==> flow/design.v <==
module ADD_step1
  (
   input  [31:0] floating_point1_in,
   input  [31:0] floating_point2_in,
   output 	 sign_shifted,
   output [25:0] frac_shifted,
   output 	 sign_not_shifted,
   output [25:0] frac_not_shifted,
   output [7:0]  exp_max
   );
   reg  [7:0] 	 unsigned_exp_diff;
   reg 		 cmp_out;  
   wire [31:0] 	 floating_point_shift;
   wire [31:0] 	 floating_point_not_shift;
   reg  [31:0] 	 shifted_floating_point;
   int_compare cmp_exponents (
			      .exp1(floating_point1_in[30:23]), 
			      .exp2(floating_point2_in[30:23]),
			      .u_diff(unsigned_exp_diff),
			      .cmp_out(cmp_out)
			      );
   assign floating_point_shift = cmp_out ? floating_point1_in : floating_point2_in;
   assign floating_point_not_shift = cmp_out ? floating_point2_in : floating_point1_in;
   assign exp_max = cmp_out ? floating_point2_in[30:23] : floating_point1_in[30:23];
   right_shift shift_frac_with_smaller_exp (
	       .fraction({1'b1, floating_point_shift[22:0], 2'b0}),
	       .shift_amount(unsigned_exp_diff),
	       .result(frac_shifted)
	       );
   assign frac_not_shifted = {1'b1, floating_point_not_shift[22:0], 2'b0};
   assign sign_not_shifted = floating_point_not_shift[31];
   assign sign_shifted     = floating_point_shift[31];
endmodule
module ADD_step2
  (
   input  [25:0] frac1,
   input         sign1,
   input  [25:0] frac2,
   input         sign2,
   input  [7:0]  exp_max_in, 
   output        sign_out,
   output [25:0] sum,
   output        carry_out,
   output reg [7:0]  exp_max_out
   );
   reg [26:0] 	 frac1_signed;
   reg [26:0] 	 frac2_signed;
   reg [26:0] 	 sum_signed;
   always_comb begin : exp_max_assignment
      if(sum_signed == 0) exp_max_out = 8'b00000000;
      else exp_max_out = exp_max_in;
   end
   u_to_s change_to_signed1(
			    .sign(sign1),
			    .frac_unsigned(frac1),
			    .frac_signed(frac1_signed)
			    );
   u_to_s change_to_signed2(
			    .sign(sign2),
			    .frac_unsigned(frac2),
			    .frac_signed(frac2_signed)
			    );
  adder_26b add_signed_fracs(
			     .frac1(frac1_signed),
			     .frac2(frac2_signed),
			     .sum(sum_signed),
			     .ovf(carry_out)
			     );
   s_to_u change_to_unsigned(
			     .frac_signed(sum_signed),
			     .sign(sign_out),
			     .frac_unsigned(sum)
			     );
endmodule
module ADD_step3
  (
   input 	 ovf_in,
   input 	 unf_in,
   input 	 dz,  
   input 	 inv,
   input [2:0] 	 frm,
   input [7:0] 	 exponent_max_in,
   input 	 sign_in,
   input [25:0]  frac_in,
   input 	 carry_out,
   output [31:0] floating_point_out,
   output [4:0]  flags
   );
   wire        inexact;
   wire        sign;
   wire [7:0]  exponent;
   wire [22:0] frac;
   assign {sign, exponent, frac} = floating_point_out;
   reg [7:0] exp_minus_shift_amount;
   reg [25:0] shifted_frac;
   reg [7:0]  shifted_amount;
   reg [7:0]  exp_out;
   reg        ovf;
   reg        unf;
   left_shift shift_left (
			  .fraction(frac_in),
			  .result(shifted_frac),
			  .shifted_amount(shifted_amount)
			  );
   subtract SUB (
		 .exp1(exponent_max_in),
		 .shifted_amount(shifted_amount),
		 .result(exp_minus_shift_amount)
		 );
   reg [24:0] round_this;
   always_comb begin
      ovf = 0;
      unf = 0;
      if(carry_out == 1) begin
	 round_this = frac_in[25:1];
	 exp_out    = exponent_max_in + 1;
	 if((exponent_max_in == 8'b11111110) && (~unf_in)) ovf = 1;
      end
      else begin
	 round_this = shifted_frac[24:0];
	 exp_out    = exp_minus_shift_amount;
	 if(({1'b0, exponent_max_in} < shifted_amount) && (~ovf_in)) unf = 1;
      end
   end
   reg [31:0] round_out;
   logic round_flag;
   rounder ROUND (
		  .frm(frm),
		  .sign(sign_in),
		  .exp_in(exp_out),
		  .fraction(round_this),
		  .round_out(round_out),
		  .rounded(round_flag)
		  );
   assign inexact                  = ovf_in | ovf | unf_in | unf | round_flag;
   assign flags                    = {inv, dz, (ovf | ovf_in), (unf | unf_in), inexact};
   assign floating_point_out[31]   = round_out[31];
   assign floating_point_out[30:0] = inv    ? 31'b1111111101111111111111111111111 :
				     ovf_in ? 31'b1111111100000000000000000000000 :
				     ovf    ? 31'b1111111100000000000000000000000 :
				     unf_in ? 31'b0000000000000000000000000000000 :
				     unf    ? 31'b0000000000000000000000000000000 :
				     round_out[30:0];
endmodule
module MUL_step1
  (
   input  [31:0] fp1_in,
   input  [31:0] fp2_in,
   output        sign1,
   output        sign2,
   output [7:0]  exp1,
   output [7:0]  exp2,
   output [25:0] product,
   output        carry_out
   );
   assign sign1 = fp1_in[31];
   assign sign2 = fp2_in[31];
   assign exp1  = fp1_in[30:23];
   assign exp2  = fp2_in[30:23];
   mul_26b MUL (
		.frac_in1({1'b1, fp1_in[22:0], 2'b00}),
		.frac_in2({1'b1, fp2_in[22:0], 2'b00}),
		.frac_out(product),
		.overflow(carry_out)
		);
endmodule  
module MUL_step2
  (
   input        sign1,
   input        sign2,
   input  [7:0] exp1,
   input  [7:0] exp2,
   output       sign_out,
   output [7:0] sum_exp,
   output reg   ovf,
   output reg   unf,
   input        carry
   );
   adder_8b add_EXPs(
		     .carry(carry),
		     .exp1(exp1),
		     .exp2(exp2),
		     .sum(sum_exp),
		     .ovf(ovf),
		     .unf(unf)
		     );
   assign sign_out = sign1 ^ sign2;
endmodule
module int_compare(
	input      [7:0] exp1,
	input      [7:0] exp2,
	output     [7:0] u_diff,
	output reg       cmp_out
);
wire [8:0] u_exp1 = {1'b0, exp1};
wire [8:0] u_exp2 = {1'b0, exp2}; 
reg  [8:0] diff;
assign u_diff = diff[7:0];
always_comb begin 
	diff = u_exp1 - u_exp2;
	case(diff[8]) 
		1'b0: cmp_out = 1'b0;
		1'b1: begin
		      cmp_out = 1'b1; 
		      diff = -diff;
		      end
	endcase
end 
endmodule
module right_shift(
	input      [25:0] fraction,
	input      [7:0]  shift_amount,
	output reg [25:0] result
);
	always_comb begin
		case(shift_amount)
			0 : result = fraction;
			1 : result =  {1'd0, fraction[25:1]}; 
			2 : result =  {2'd0, fraction[25:2]};
			3 : result =  {3'd0, fraction[25:3]};
			4 : result =  {4'd0, fraction[25:4]};
			5 : result =  {5'd0, fraction[25:5]};
			6 : result =  {6'd0, fraction[25:6]};
			7 : result =  {7'd0, fraction[25:7]};
			8 : result =  {8'd0, fraction[25:8]};
			9 : result =  {9'd0, fraction[25:9]};
			10: result = {10'd0, fraction[25:10]}; 
			11: result = {11'd0, fraction[25:11]};
			12: result = {12'd0, fraction[25:12]};
			13: result = {13'd0, fraction[25:13]};
			14: result = {14'd0, fraction[25:14]};
			15: result = {15'd0, fraction[25:15]};
			16: result = {16'd0, fraction[25:16]};
			17: result = {17'd0, fraction[25:17]};
			18: result = {18'd0, fraction[25:18]};
			19: result = {19'd0, fraction[25:19]};
			20: result = {20'd0, fraction[25:20]};
			21: result = {21'd0, fraction[25:21]};
			22: result = {22'd0, fraction[25:22]};
			23: result = {23'd0, fraction[25:23]};
			24: result = {24'd0, fraction[25:24]};
			25: result = {25'd0, fraction[25]};
		   default: result = 26'd0;
	        endcase
	end
endmodule
module u_to_s(
	input             sign,
	input      [25:0] frac_unsigned,
	output reg [26:0] frac_signed
);
always_comb begin
	frac_signed = {1'b0, frac_unsigned};
	if(sign == 1) begin
		frac_signed = -frac_signed;
	end
end
endmodule
module s_to_u(
	input      [26:0] frac_signed,
	output reg        sign,
	output     [25:0] frac_unsigned
);
reg [26:0] rfrac_signed;
assign frac_unsigned = rfrac_signed[25:0];
always_comb begin
        sign = 0;
	rfrac_signed = frac_signed;
	if(frac_signed[26] == 1) begin
		rfrac_signed = -frac_signed;
		sign         = 1;
	end
end
endmodule
module adder_26b(
	input      [26:0] frac1,
	input      [26:0] frac2, 
	output reg [26:0] sum, 
	output reg        ovf
);
always_comb begin 
   sum = frac1 + frac2;
   ovf = 0;
   if(frac1[26] == 1 && frac2[26]== 1 && sum[26] == 0) begin
      ovf = 1;
      sum[26] = 1;
   end
   if(frac1[26] == 0 && frac2[26]== 0 && sum[26] == 1) begin
      ovf = 1;
      sum[26] = 0;
   end
end
endmodule
module mul_26b
(
 input  [25:0] frac_in1,
 input  [25:0] frac_in2,
 output [25:0] frac_out,
 output        overflow
 );
   reg 	[51:0] frac_out_52b;
   assign overflow = frac_out_52b[51];
   assign frac_out = frac_out_52b[50:25];
   always_comb begin : MULTIPLY
      frac_out_52b = frac_in1 * frac_in2;
   end
endmodule   
module adder_8b(
	input carry,
	input [7:0]  exp1,
	input [7:0]  exp2, 
	output [7:0] sum, 
	output 	     ovf,
	output 	     unf
);
   reg [7:0] 	     r_exp1;
   reg [7:0] 	     r_exp2;
   reg [7:0] 	     r_sum;
   always_comb begin
      r_exp1 = exp1 - 8'b10000000;
      r_exp2 = exp2 - 8'b10000000;
      r_sum  = r_exp1 + r_exp2;
   end
   assign sum = (exp1 + exp2) - 8'b10000000;  
   assign ovf = r_sum[7] && ~r_exp1[7] && ~r_exp2[7];
   assign unf = ((carry != 1) || (sum != 8'b11111111)) && (~r_sum[7] && r_exp1[7] && r_exp2[7]);
endmodule
module subtract
(
 input  [7:0] exp1,
 input  [7:0] shifted_amount,
 output [7:0] result
);
   reg [8:0]  u_exp1;
   reg [8:0]  u_shifted_amount;
   reg [8:0]  u_result;
always_comb   begin
   u_exp1           = {1'b0, exp1};
   u_shifted_amount = {1'b0,shifted_amount};
   u_result         = u_exp1 - u_shifted_amount;
end
   assign result = u_result[7:0];
endmodule  
module rounder(
	       input      [2:0]  frm,
	       input 		 sign,
	       input      [7:0]  exp_in,
	       input      [24:0] fraction,
	       output reg [31:0] round_out,
	       output            rounded
	       );
   reg        round_amount;
   localparam RNE = 3'b000;
   localparam RZE = 3'b001;
   localparam RDN = 3'b010;
   localparam RUP = 3'b011;
   localparam RMM = 3'b100;
   always_comb begin
      round_amount = 0;
      if(fraction[24:2] != '1) begin
	 if(frm == RNE) begin
	    if(fraction[1:0] == 2'b11)
	      round_amount = 1;
	 end
	 else if(frm == RZE) begin
	    round_amount = 0;
	 end
	 else if(frm == RDN) begin
	 if(sign == 1 && ((fraction[0] == 1) || (fraction[1] == 1)))
	    round_amount = 1;
	 end
	 else if(frm == RUP) begin
	    if(sign == 0 && ((fraction[0] == 1) || (fraction[1] == 1)))
	      round_amount = 1;
	 end
	 else if(frm == RMM) begin
	    if(fraction[1] == 1)
	      round_amount = 1;
	 end
      end  
   end  
   assign rounded   = round_amount;
   assign round_out = {sign, exp_in, fraction[24:2] + round_amount};
endmodule
module left_shift(
	input      [25:0] fraction,
	output reg [25:0] result,
	output reg [7:0] shifted_amount
);
	always_comb begin
	        result = fraction; 
	        shifted_amount = 0;
		casez(fraction) 
			26'b01????????????????????????: begin result = {fraction[24:0], 1'd0}; shifted_amount = 1;  end
			26'b001???????????????????????: begin result = {fraction[23:0], 2'd0}; shifted_amount = 2;  end
			26'b0001??????????????????????: begin result = {fraction[22:0], 3'd0}; shifted_amount = 3;  end 
			26'b00001?????????????????????: begin result = {fraction[21:0], 4'd0}; shifted_amount = 4;  end
			26'b000001????????????????????: begin result = {fraction[20:0], 5'd0}; shifted_amount = 5;  end
			26'b0000001???????????????????: begin result = {fraction[19:0], 6'd0}; shifted_amount = 6;  end
			26'b00000001??????????????????: begin result = {fraction[18:0], 7'd0}; shifted_amount = 7;  end 
			26'b000000001?????????????????: begin result = {fraction[17:0], 8'd0}; shifted_amount = 8;  end
			26'b0000000001????????????????: begin result = {fraction[16:0], 9'd0}; shifted_amount = 9;  end
			26'b00000000001???????????????: begin result = {fraction[15:0],10'd0}; shifted_amount = 10; end
			26'b000000000001??????????????: begin result = {fraction[14:0],11'd0}; shifted_amount = 11; end
			26'b0000000000001?????????????: begin result = {fraction[13:0],12'd0}; shifted_amount = 12; end
			26'b00000000000001????????????: begin result = {fraction[12:0],13'd0}; shifted_amount = 13; end
			26'b000000000000001???????????: begin result = {fraction[11:0],14'd0}; shifted_amount = 14; end
			26'b0000000000000001??????????: begin result = {fraction[10:0],15'd0}; shifted_amount = 15; end
			26'b00000000000000001?????????: begin result = {fraction[9:0], 16'd0}; shifted_amount = 16; end
			26'b000000000000000001????????: begin result = {fraction[8:0], 17'd0}; shifted_amount = 17; end
			26'b0000000000000000001???????: begin result = {fraction[7:0], 18'd0}; shifted_amount = 18; end
			26'b00000000000000000001??????: begin result = {fraction[6:0], 19'd0}; shifted_amount = 19; end
			26'b000000000000000000001?????: begin result = {fraction[5:0], 20'd0}; shifted_amount = 20; end
			26'b0000000000000000000001????: begin result = {fraction[4:0], 21'd0}; shifted_amount = 21; end
			26'b00000000000000000000001???: begin result = {fraction[3:0], 22'd0}; shifted_amount = 22; end
			26'b000000000000000000000001??: begin result = {fraction[2:0], 23'd0}; shifted_amount = 23; end
			26'b0000000000000000000000001?: begin result = {fraction[1:0], 24'd0}; shifted_amount = 24; end
			26'b00000000000000000000000001: begin result = {fraction[0],   25'd0}; shifted_amount = 25; end
		endcase
	end
endmodule
module FPU_top_level
(
 input 	       clk,
 input 	       nrst,
 input  [31:0] floating_point1,
 input  [31:0] floating_point2,
 input  [2:0]  frm,
 input  [6:0]  funct7,
 output [31:0] floating_point_out,
 output [4:0]  flags
 );
   reg [2:0]   frm2;
   reg [2:0]   frm3;
   reg [6:0]   funct7_2;
   reg [6:0]   funct7_3;
   localparam ADD = 7'b0100000;
   localparam MUL = 7'b0000010;
   reg 	       sign_shifted;
   reg [25:0]  frac_shifted;
   reg 	       sign_not_shifted;
   reg [25:0]  frac_not_shifted;
   reg [7:0]   exp_max;
   reg         mul_sign1;
   reg         mul_sign2;
   reg [7:0]   mul_exp1;
   reg [7:0]   mul_exp2;
   reg [25:0]  product;
   reg         mul_carry_out;
   reg [61:0]  step1_to_step2;
   reg [61:0]  nxt_step1_to_step2;
   reg        add_sign_out;
   reg [25:0] add_sum;
   reg 	      add_carry_out;
   reg [7:0]  add_exp_max;
   reg        mul_sign_out;
   reg [7:0]  sum_exp;
   reg        mul_ovf;
   reg        mul_unf;
   reg        inv;
   reg        inv2;
   reg        inv3;
   reg [37:0] step2_to_step3;
   reg [37:0] nxt_step2_to_step3;
        ADD_step1 addStep1(
			   .floating_point1_in(floating_point1),
			   .floating_point2_in(floating_point2),
			   .sign_shifted(sign_shifted),
			   .frac_shifted(frac_shifted),
			   .sign_not_shifted(sign_not_shifted),
			   .frac_not_shifted(frac_not_shifted),
			   .exp_max(exp_max)
			   );
        MUL_step1 mulStep1(
			   .fp1_in(floating_point1),
			   .fp2_in(floating_point2),
			   .sign1(mul_sign1),
			   .sign2(mul_sign2),
			   .exp1(mul_exp1),
			   .exp2(mul_exp2),
			   .product(product),
			   .carry_out(mul_carry_out)
			   );
   always_comb begin : check_for_invalid_op
      inv = 0;
      if(funct7 == ADD) begin
	 if((floating_point1[30:0] == 31'h7F800000) && 
	    (floating_point2[30:0] == 31'h7F800000) && 
	    (floating_point1[31] ^ floating_point2[31])) begin
	        inv = 1;
	 end
      end
      if(funct7 == MUL) begin
	 if(((floating_point1[30:0] == 31'h00000000)  &&
	     (floating_point2[30:0] == 31'h7F800000)) ||
	    ((floating_point1[30:0] == 31'h7F800000)  &&
	     (floating_point2[30:0] == 31'h00000000))) begin
	        inv = 1;
	 end
      end
   end  
   always_comb begin : select_op_step1to2
      nxt_step1_to_step2 = '0;
      case(funct7)
	ADD: begin
	   nxt_step1_to_step2[61]    = sign_shifted;
	   nxt_step1_to_step2[60:35] = frac_shifted;
	   nxt_step1_to_step2[34]    = sign_not_shifted;
	   nxt_step1_to_step2[33:8]  = frac_not_shifted;
	   nxt_step1_to_step2[7:0]   = exp_max;
	end
	MUL: begin
	   nxt_step1_to_step2[61]    = mul_sign1;
	   nxt_step1_to_step2[60]    = mul_sign2;
           nxt_step1_to_step2[59:52] = mul_exp1;
	   nxt_step1_to_step2[51:44] = mul_exp2;
	   nxt_step1_to_step2[43:18] = product;
	   nxt_step1_to_step2[17]    = mul_carry_out;
	end
      endcase  
   end  
   always_ff @ (posedge clk, negedge nrst) begin : STEP1_to_STEP2
      if(nrst == 0) begin
         frm2           <= 0;
	 step1_to_step2 <= 0;
         funct7_2       <= 0;
	 inv2           <= 0;
      end
      else begin
         frm2           <= frm;
	 step1_to_step2 <= nxt_step1_to_step2;
	 funct7_2       <= funct7;
	 inv2           <= inv;
      end
   end 
	 ADD_step2 add_step2 (
			      .frac1(step1_to_step2[60:35]),     
			      .sign1(step1_to_step2[61]),        
			      .frac2(step1_to_step2[33:8]),      
			      .sign2(step1_to_step2[34]),        
			      .exp_max_in(step1_to_step2[7:0]),  
			      .sign_out(add_sign_out),
			      .sum(add_sum),
			      .carry_out(add_carry_out),
			      .exp_max_out(add_exp_max)
			      );
         MUL_step2 mul_step2 (
			      .sign1(step1_to_step2[61]),    
			      .sign2(step1_to_step2[60]),    
			      .exp1(step1_to_step2[59:52]),  
			      .exp2(step1_to_step2[51:44]),  
			      .sign_out(mul_sign_out),
			      .sum_exp(sum_exp),
			      .ovf(mul_ovf),
			      .unf(mul_unf),
			      .carry(step1_to_step2[17])
			      );
   always_comb begin : select_op_step2to3
      nxt_step2_to_step3 = '0;
      case(funct7_2)
	ADD: begin
	   nxt_step2_to_step3[37:36]= 2'b00;
	   nxt_step2_to_step3[35]   = add_sign_out;
	   nxt_step2_to_step3[34:9] = add_sum;
	   nxt_step2_to_step3[8]    = add_carry_out;
	   nxt_step2_to_step3[7:0]  = add_exp_max;
	end
	MUL: begin
	   nxt_step2_to_step3[37]   = mul_ovf;
       	   nxt_step2_to_step3[36]   = mul_unf;	      
	   nxt_step2_to_step3[35]   = mul_sign_out;
	   nxt_step2_to_step3[34:9] = step1_to_step2[43:18];  
	   nxt_step2_to_step3[8]    = step1_to_step2[17];     
	   nxt_step2_to_step3[7:0]  = sum_exp;
	end
      endcase  
   end  
   always_ff @ (posedge clk, negedge nrst) begin : STEP2_to_STEP3
      if(nrst == 0) begin
	 funct7_3       <= 0;
         step2_to_step3 <= 0;
	 frm3           <= 0;
	 inv3           <= 0;
      end
      else begin
	 funct7_3       <= funct7_2;
	 step2_to_step3 <= nxt_step2_to_step3;
	 frm3           <= frm2;
	 inv3           <= inv2;
      end 
   end  
   reg o;
   always_comb begin
      if((step2_to_step3[7:0] == 8'b11111111) && (step2_to_step3[36] == 1'b0) && (step2_to_step3[8] == 0)) o = 1;
      else o = step2_to_step3[37]; 
   end
   ADD_step3 step3 (
		    .ovf_in(o),
		    .unf_in(step2_to_step3[36]),
		    .dz(1'b0),
		    .inv(inv3),
		    .frm(frm3),
		    .exponent_max_in(step2_to_step3[7:0]),
		    .sign_in(step2_to_step3[35]),
		    .frac_in(step2_to_step3[34:9]),
		    .carry_out(step2_to_step3[8]),
		    .floating_point_out(floating_point_out),
		    .flags(flags)
		    );
 endmodule
=== Step by step through the tools: FPU_top_level ===
Each step is given for the RTL above and for the edited RTL.
"before" refers to lines of the RTL above, "after" to lines of the edited file.
"difference" is "after" less "before", of the values as shown.
Cell names lack the library's common part.
Not given: -

* Top module: FPU_top_level
* Clock port: clk
* Library: sky130hd
* Library corner: tt_025C_1v80

=== Edit of the RTL ===
Unified diff, file above to edited file.
A script made this edit. It changes what the design does and was not meant as an optimisation.

<pre>
@@ -40,5 +40,5 @@
    input  [7:0]  exp_max_in, 
    output        sign_out,
-   output [25:0] sum,
+   output [24:0] sum,
    output        carry_out,
    output reg [7:0]  exp_max_out
</pre>

=== Word level ===
Source: Yosys, flattened and elaborated, memories not mapped. Widths are those after wreduce; folded enables and synchronous resets count as part of the registers. Registers that Yosys merges into a memory's read port (data or address) are not register bits. Print and check cells do not count. Equal cells are merged and count once.

{| class="wikitable"
|+ Bit counts
! what !! before !! after !! difference
|-
| output and inout port bits || 37 || 37 || 0
|-
| bits of input ports || 76 || 76 || 0
|-
| flip-flop bits (word level) || 115 || 115 || 0
|-
| word-level cells || 193 || 193 || 0
|}

{| class="wikitable"
|+ Cells by class
! what !! before !! after !! difference
|-
| reductions and logical operators || 27 || 27 || 0
|-
| add/sub/neg operators || 14 || 14 || 0
|-
| $mul || 1 || 1 || 0
|-
| equal/unequal tests || 65 || 65 || 0
|-
| order comparisons || 1 || 1 || 0
|-
| bitwise gates (word level) || 19 || 19 || 0
|-
| mux-type cells || 59 || 59 || 0
|}

{| class="wikitable"
|+ Operators by type and width
! kind !! before !! after !! difference
|-
| 25-bit two-way mux || 1 || 2 || +1
|-
| 26-bit two-way mux || 1 || 0 || -1
|-
| 26-bit negation || 1 || 0 || -1
|-
| 25-bit negation || 0 || 1 || +1
|-
| 1-bit two-way mux || 26 || 26 || 0
|-
| 1-bit logical AND || 19 || 19 || 0
|-
| 1-bit NOT || 12 || 12 || 0
|-
| 8-bit by 5-bit equality test with 1-bit output (second input constant) || 10 || 10 || 0
|-
| 8-bit by 4-bit equality test with 1-bit output (second input constant) || 8 || 8 || 0
|-
| 1-bit parallel mux with 2-bit select || 7 || 7 || 0
|-
| 31-bit two-way mux || 5 || 5 || 0
|-
| 1-bit bitwise OR || 5 || 5 || 0
|-
| 8-bit by 3-bit equality test with 1-bit output (second input constant) || 4 || 4 || 0
|-
| 8-bit two-way mux || 4 || 4 || 0
|-
| 8-bit parallel mux with 2-bit select || 4 || 4 || 0
|-
| 1-bit logical OR || 3 || 3 || 0
|-
| 8-bit subtractor (second input constant) || 3 || 3 || 0
|-
| 8-bit adder || 2 || 2 || 0
|-
| 3-bit by 1-bit equality test with 1-bit output (second input constant) || 2 || 2 || 0
|-
| 3-bit by 2-bit equality test with 1-bit output (second input constant) || 2 || 2 || 0
|-
| 31-bit equality test (second input constant) || 2 || 2 || 0
|-
| 7-bit by 2-bit equality test with 1-bit output (second input constant) || 2 || 2 || 0
|-
| 7-bit by 6-bit equality test with 1-bit output (second input constant) || 2 || 2 || 0
|-
| 8-bit by 1-bit equality test with 1-bit output (second input constant) || 2 || 2 || 0
|-
| 8-bit by 2-bit equality test with 1-bit output (second input constant) || 2 || 2 || 0
|-
| 8-bit equality test (second input constant) || 2 || 2 || 0
|-
| 31-bit logical NOT || 2 || 2 || 0
|-
| 27-bit two-way mux || 2 || 2 || 0
|}

The list need not be complete.

=== Logic depth ===
Yosys ltp: most cells in a row. Word level: on the elaborated netlist, between registers, memories and ports. Mapped: between sequential cells and ports; inverters and the memories' decode and read muxes count.

{| class="wikitable"
|+ Depth
! what !! before !! after !! difference
|-
| depth in word-level cells || 17 || 17 || 0
|-
| ABC_AREA || 0 || 0 || -
|-
| gate-level depth with buffers || 29 || 29 || 0
|-
| mapped depth without buffers || 27 || 27 || 0
|}

=== Netlist ===
The flow's flattened synthesis, as Yosys stat reports it; memories are mapped. The netlist is that of the ABC_AREA named above (0 if unset); the other value can give another one.

{| class="wikitable"
|+ Mapped netlist
! what !! before !! after !! difference
|-
| sequential area (um^2) || 2827.7 || 2827.7 || 0.0
|-
| mapped area (um^2) || 33672.3 || 33494.6 || -177.7
|-
| cell count || 4220 || 4125 || -95
|-
| flip-flops || 113 || 113 || 0
|-
| buffer cells || 313 || 302 || -11
|}

{| class="wikitable"
|+ Cell types
! cell type !! before !! after !! difference
|-
| o21ai_0 || 171 || 115 || -56
|-
| nand2_1 || 518 || 475 || -43
|-
| clkbuf_1 || 286 || 251 || -35
|-
| a21o_1 || 30 || 64 || +34
|-
| a22o_1 || 8 || 35 || +27
|-
| o22ai_1 || 128 || 109 || -19
|-
| nor4_1 || 52 || 35 || -17
|-
| a22oi_1 || 22 || 38 || +16
|-
| xnor2_1 || 108 || 123 || +15
|-
| buf_1 || 10 || 25 || +15
|-
| nor2_1 || 170 || 156 || -14
|-
| or3_1 || 22 || 36 || +14
|-
| nor2b_1 || 17 || 27 || +10
|-
| a2111oi_0 || 16 || 6 || -10
|-
| buf_2 || 6 || 16 || +10
|-
| a222oi_1 || 5 || 14 || +9
|-
| and2_1 || 256 || 264 || +8
|-
| nand2b_1 || 32 || 24 || -8
|}

The list need not be complete.
By module: a second synthesis without flattening, with its own total; a netlist apart from the flattened one above.

{| class="wikitable"
|+ Unflattened totals
! what !! before !! after !! difference
|-
| cells (unflattened synthesis) || 4545 || 4682 || +137
|-
| area total of the unflattened synthesis (um^2) || 39177.6 || 39790.7 || +613.1
|}

Rows give one instance, submodules left out.

{| class="wikitable"
|+ Modules, before
! module !! cells !! area (um^2) !! times used !! seq. area (um^2)
|-
| mul_26b || 2323 || 21197.8 || 1 || 0.0
|-
| FPU_top_level || 279 || 4107.7 || 1 || 2877.8
|-
| left_shift || 539 || 3219.3 || 1 || 0.0
|-
| right_shift || 460 || 3079.2 || 1 || 0.0
|-
| adder_26b || 203 || 1447.6 || 1 || 0.0
|-
| u_to_s || 86 || 678.2 || 2 || 0.0
|-
| ADD_step3 || 131 || 1064.8 || 1 || 0.0
|-
| ADD_step1 || 67 || 872.1 || 1 || 0.0
|-
| s_to_u || 76 || 601.8 || 1 || 0.0
|-
| rounder || 80 || 576.8 || 1 || 0.0
|-
| adder_8b || 59 || 516.7 || 1 || 0.0
|-
| int_compare || 68 || 485.5 || 1 || 0.0
|-
| subtract || 48 || 327.8 || 1 || 0.0
|-
| ADD_step2 || 19 || 172.7 || 1 || 0.0
|}

before: Modules not listed: 2.

{| class="wikitable"
|+ Modules, after
! module !! cells !! area (um^2) !! times used !! seq. area (um^2)
|-
| mul_26b || 2460 || 21789.6 || 1 || 0.0
|-
| FPU_top_level || 279 || 4129.0 || 1 || 2877.8
|-
| left_shift || 539 || 3219.3 || 1 || 0.0
|-
| right_shift || 460 || 3079.2 || 1 || 0.0
|-
| adder_26b || 203 || 1447.6 || 1 || 0.0
|-
| u_to_s || 86 || 678.2 || 2 || 0.0
|-
| ADD_step3 || 131 || 1064.8 || 1 || 0.0
|-
| ADD_step1 || 67 || 872.1 || 1 || 0.0
|-
| s_to_u || 76 || 601.8 || 1 || 0.0
|-
| rounder || 80 || 576.8 || 1 || 0.0
|-
| adder_8b || 59 || 516.7 || 1 || 0.0
|-
| int_compare || 68 || 485.5 || 1 || 0.0
|-
| subtract || 48 || 327.8 || 1 || 0.0
|-
| ADD_step2 || 19 || 172.7 || 1 || 0.0
|}

after: Modules not listed: 2.

=== Timing after synthesis ===
OpenSTA on the mapped netlist: ideal clock, no wires. The path of least setup slack (recovery checks aside). Input and output delay are each 20% of the period. Register names are those of the netlist, which keeps one name where synthesis merged equal registers.

{| class="wikitable"
|+ Timing post-synthesis
! what !! before !! after !! difference
|-
| path type || input port to flip-flop || input port to flip-flop || -
|-
| from || in floating_point2[4] || in floating_point2[3] || -
|-
| to || reg step1_to_step2[17] || reg step1_to_step2[42] || -
|-
| path delay (ns) || 6.875 || 6.845 || -0.030
|-
| input delay (ns) || 2.000 || 2.000 || 0.000
|-
| path slack (ns) || 1.125 || 1.155 || +0.030
|-
| driving pins on the path || 29 || 29 || 0
|-
| launch time at the first pin (ns) || 2.000 || 2.000 || 0.000
|-
| period (ns) || 10.0 || 10.0 || 0.0
|-
| arrival (ns) || 8.737 || 8.707 || -0.030
|-
| required time (ns) || 9.862 || 9.862 || 0.000
|-
| synthesis period reached (ns) || 8.875 || 8.845 || -0.030
|}

"path delay" = arrival - input delay + setup time.
"driving pins on the path" counts driving pins, that of a launching flip-flop among them; a cell with two outputs on the path counts twice.
"synthesis period reached" is the clock period less the worst setup slack; recovery checks do not enter. This is arithmetic on one report: input and output delays are still those of the set period (20% each).
The rows between start and end are the longest chain of elaborated cells between them; the timing report does not say that the signal goes this way. Where chains are equally long, one stands for them.
A line is the first line of the expression or statement that the cell stems from. Yosys adds cells for indexed reads and writes and turns some case tables into memories.

Between the ends, post-synthesis, before:
* Cell sequence: clkbuf_1 > clkbuf_1 > nand2_1 > fa_1 > inv_1 > fa_1 > inv_1 > fa_1 > inv_1 > fa_1 > inv_1 > fa_1 > inv_1 > fa_1 > inv_1 > fa_1 > inv_1 > ha_1 > a211oi_1 > o211ai_1 > nand2_1 > o21ai_0 > o21ai_0 > o211ai_1 > a2111oi_0 > o31ai_1 > a21oi_1 > xnor2_1 > o22ai_1
* Length of the longest elaborated chain: 2
* Elaborated cells between the ends (all ways): 2
* Classes of those cells: 1 x mul; 1 x mux

{| class="wikitable"
|+ Ends and longest elaborated chain, post-synthesis, before
! what !! RTL line !! text
|-
| start, declared || 427 || <nowiki>input  [31:0] floating_point2,</nowiki>
|-
| 24-bit by 24-bit multiplier with 48-bit output || 305 || <nowiki>frac_out_52b = frac_in1 * frac_in2;</nowiki>
|-
| 1-bit parallel mux with 2-bit select || 504 || <nowiki>case(funct7)</nowiki>
|-
| end, assigned || 525 || <nowiki>step1_to_step2 <= 0;</nowiki>
|-
| end, assigned || 531 || <nowiki>step1_to_step2 <= nxt_step1_to_step2;</nowiki>
|-
| end, declared || 450 || <nowiki>reg [61:0]  step1_to_step2;</nowiki>
|}

Between the ends, post-synthesis, after:
* Cell sequence: clkbuf_1 > clkbuf_1 > nand2_1 > fa_1 > inv_1 > fa_1 > inv_1 > fa_1 > inv_1 > fa_1 > inv_1 > fa_1 > inv_1 > fa_1 > inv_1 > fa_1 > inv_1 > ha_1 > a21oi_1 > o21ai_0 > a2111oi_0 > a211oi_1 > o2111ai_1 > a21oi_1 > a31o_2 > a21oi_1 > o21bai_1 > xnor2_1 > o22ai_1
* Length of the longest elaborated chain: 2
* Elaborated cells between the ends (all ways): 2
* Classes of those cells: 1 x mul; 1 x mux

{| class="wikitable"
|+ Ends and longest elaborated chain, post-synthesis, after
! what !! RTL line !! text
|-
| start, declared || 427 || <nowiki>input  [31:0] floating_point2,</nowiki>
|-
| 24-bit by 24-bit multiplier with 48-bit output || 305 || <nowiki>frac_out_52b = frac_in1 * frac_in2;</nowiki>
|-
| 9-bit parallel mux with 2-bit select || 504 || <nowiki>case(funct7)</nowiki>
|-
| end, assigned || 525 || <nowiki>step1_to_step2 <= 0;</nowiki>
|-
| end, assigned || 531 || <nowiki>step1_to_step2 <= nxt_step1_to_step2;</nowiki>
|-
| end, declared || 450 || <nowiki>reg [61:0]  step1_to_step2;</nowiki>
|}

=== Path in the finished layout ===
Path of least setup slack in the final report of each run of set A (OpenROAD, finished layout, wires in). Where an end is a register, its clock arrival counts in the times.

{| class="wikitable"
|+ Timing after layout
! what !! before !! after !! difference
|-
| path type || input port to flip-flop || flip-flop to output port || -
|-
| from || in floating_point1[8] || reg step2_to_step3[21] || -
|-
| to || reg step1_to_step2[42] || out floating_point_out[22] || -
|-
| period (ns) || 9.33 || 9.33 || 0.00
|-
| required time (ns) || 9.62 || 7.46 || -2.16
|-
| input delay (ns) || 1.87 || - || -
|-
| driving pins on the path || 31 || 23 || -8
|-
| arrival (ns) || 9.25 || 7.07 || -2.18
|-
| external output delay (ns) || - || 1.87 || -
|-
| launch time at the first pin (ns) || 1.87 || 0.42 || -1.45
|-
| path slack (ns) || 0.37 || 0.40 || +0.03
|}

The rows between start and end are the longest chain of elaborated cells between them; the timing report does not say that the signal goes this way. Where chains are equally long, one stands for them.

Between the ends, after layout, before:
* Cell sequence: clkdlybuf4s50_1 > buf_4 > inv_1 > nor2_1 > fa_1 > fa_1 > inv_1 > fa_1 > inv_1 > fa_1 > inv_1 > fa_1 > inv_1 > fa_1 > inv_1 > fa_1 > inv_1 > ha_1 > a211oi_1 > o211ai_1 > nand2_1 > o21ai_0 > o21ai_0 > buf_4 > o211ai_1 > a2111oi_0 > buf_4 > nor3b_1 > nor2_1 > xor2_1 > o22ai_1
* Length of the longest elaborated chain: 3
* Elaborated cells between the ends (all ways): 4
* Classes of those cells: 1 x mul; 3 x mux

{| class="wikitable"
|+ Ends and longest elaborated chain, after layout, before
! what !! RTL line !! text
|-
| start, declared || 426 || <nowiki>input  [31:0] floating_point1,</nowiki>
|-
| 32-bit two-way mux || 22 || <nowiki>assign floating_point_shift = cmp_out ? floating_point1_in : floating_point2_in;</nowiki>
|-
| 26-bit parallel mux with 26-bit select || 216 || <nowiki>case(shift_amount)</nowiki>
|-
| 9-bit parallel mux with 2-bit select || 504 || <nowiki>case(funct7)</nowiki>
|-
| end, assigned || 525 || <nowiki>step1_to_step2 <= 0;</nowiki>
|-
| end, assigned || 531 || <nowiki>step1_to_step2 <= nxt_step1_to_step2;</nowiki>
|-
| end, declared || 450 || <nowiki>reg [61:0]  step1_to_step2;</nowiki>
|}

Between the ends, after layout, after:
* Cell sequence: dfrtp_1 > nor4b_2 > nor2_1 > a31oi_1 > and4b_1 > buf_4 > and3_1 > o21ai_0 > nand4b_1 > and4bb_2 > and3_1 > a31oi_1 > ha_1 > ha_1 > inv_1 > a2111oi_0 > buf_4 > nand4bb_4 > nor3_4 > nand4_1 > xor2_1 > nor4_2 > clkdlybuf4s50_1
* Length of the longest elaborated chain: 17
* Elaborated cells between the ends (all ways): 41
* Classes of those cells: 1 x add/sub; 1 x compare; 15 x eq/ne; 20 x mux; 4 x reduce/logical

{| class="wikitable"
|+ Ends and longest elaborated chain, after layout, after
! what !! RTL line !! text
|-
| start, declared || 463 || <nowiki>reg [37:0] step2_to_step3;</nowiki>
|-
| start, assigned || 581 || <nowiki>step2_to_step3 <= 0;</nowiki>
|-
| start, assigned || 587 || <nowiki>step2_to_step3 <= nxt_step2_to_step3;</nowiki>
|-
| 26-bit by 1-bit equality test with 1-bit output || 393 || <nowiki>casez(fraction)</nowiki>
|-
| 25-bit parallel mux with 25-bit select || 393 ||
|-
| 25-bit two-way mux || 114 || <nowiki>if(carry_out == 1) begin</nowiki>
|-
| 1-bit logical OR || 373 || <nowiki>if(sign == 0 && ((fraction[0] == 1) || (fraction[1] == 1)))</nowiki>
|-
| 1-bit logical AND || 373 ||
|-
| 1-bit two-way mux || 373 ||
|-
| 1-bit two-way mux || 372 || <nowiki>else if(frm == RUP) begin</nowiki>
|-
| [... 3 more ...] || - ||
|-
| 1-bit two-way mux || 360 || <nowiki>if(fraction[24:2] != '1) begin</nowiki>
|-
| 23-bit by 1-bit adder with 23-bit output || 383 || <nowiki>assign round_out = {sign, exp_in, fraction[24:2] + round_amount};</nowiki>
|-
| 31-bit two-way mux || 142 || <nowiki>unf ? 31'b0000000000000000000000000000000 :</nowiki>
|-
| 31-bit two-way mux || 141 || <nowiki>unf_in ? 31'b0000000000000000000000000000000 :</nowiki>
|-
| 31-bit two-way mux || 140 || <nowiki>ovf ? 31'b1111111100000000000000000000000 :</nowiki>
|-
| 31-bit two-way mux || 139 || <nowiki>ovf_in ? 31'b1111111100000000000000000000000 :</nowiki>
|-
| 31-bit two-way mux || 138 || <nowiki>assign floating_point_out[30:0] = inv    ? 31'b1111111101111111111111111111111 :</nowiki>
|-
| end, declared || 430 || <nowiki>output [31:0] floating_point_out,</nowiki>
|}

=== Layout results ===
Runs of the flow (Yosys, OpenROAD) on both versions; the two runs of a pair have the same settings. The constraints put input and output delay at 20% of the set period each and load the outputs with 0.01 pF.

Settings, set A:
* CORE_UTILIZATION: 40
* period_ns: 9.33
* CAP_MARGIN: 20
* CORE_MARGIN: 2
* SLEW_MARGIN: 20

{| class="wikitable"
|+ Final reports, set A
! what !! before !! after !! difference
|-
| standard-cell area after layout (um^2) || 37806.3 || 37402.1 || -404.2
|-
| utilization in the final report (%) || 45.2 || 44.9 || -0.3
|-
| die outline area (um^2) || 86518.3 || 86066.0 || -452.3
|-
| clock period reached (ns) || 8.957 || 8.934 || -0.023
|-
| worst slack on setup checks (ns) || 0.373 || 0.396 || +0.023
|-
| worst hold slack in the final report (ns) || 0.347 || 0.373 || +0.026
|-
| synthesized cell area (um^2) || 33672.3 || 33494.6 || -177.7
|-
| total power after layout (uW) || 16521 || 15596 || -925
|-
| final setup TNS (ns) || 0.000 || 0.000 || 0.000
|}

Settings, set B:
* CORE_ASPECT_RATIO: 1.57
* CORE_MARGIN: 3
* CORE_UTILIZATION: 28
* CTS_CLUSTER_DIAMETER: 191
* GPL_ROUTABILITY_DRIVEN: 1
* GPL_TIMING_DRIVEN: 1
* HOLD_SLACK_MARGIN: 0.27
* SETUP_SLACK_MARGIN: 0.53
* TNS_END_PERCENT: 60
* period_ns: 7.35
* CAP_MARGIN: 20
* SLEW_MARGIN: 20

{| class="wikitable"
|+ Final reports, set B
! what !! before !! after !! difference
|-
| standard-cell area after layout (um^2) || 43621.8 || 43665.6 || +43.8
|-
| utilization in the final report (%) || 36.7 || 36.9 || +0.2
|-
| die outline area (um^2) || 124560.0 || 123916.0 || -644.0
|-
| clock period reached (ns) || 7.992 || 7.824 || -0.168
|-
| worst slack on setup checks (ns) || -0.642 || -0.474 || +0.168
|-
| worst hold slack in the final report (ns) || 0.346 || 0.347 || +0.001
|-
| synthesized cell area (um^2) || 33672.3 || 33494.6 || -177.7
|-
| final setup TNS (ns) || -9.217 || -5.716 || +3.501
|}

"clock period reached" is the run's clock period less its worst setup slack. It is reckoned from that one timing run; input and output delays stay at 20% of the period that was set.
By "total power after layout" is meant OpenSTA's value without simulated activity: inputs other than the clock are taken to toggle once in ten clock periods, and the tool carries that through the logic.
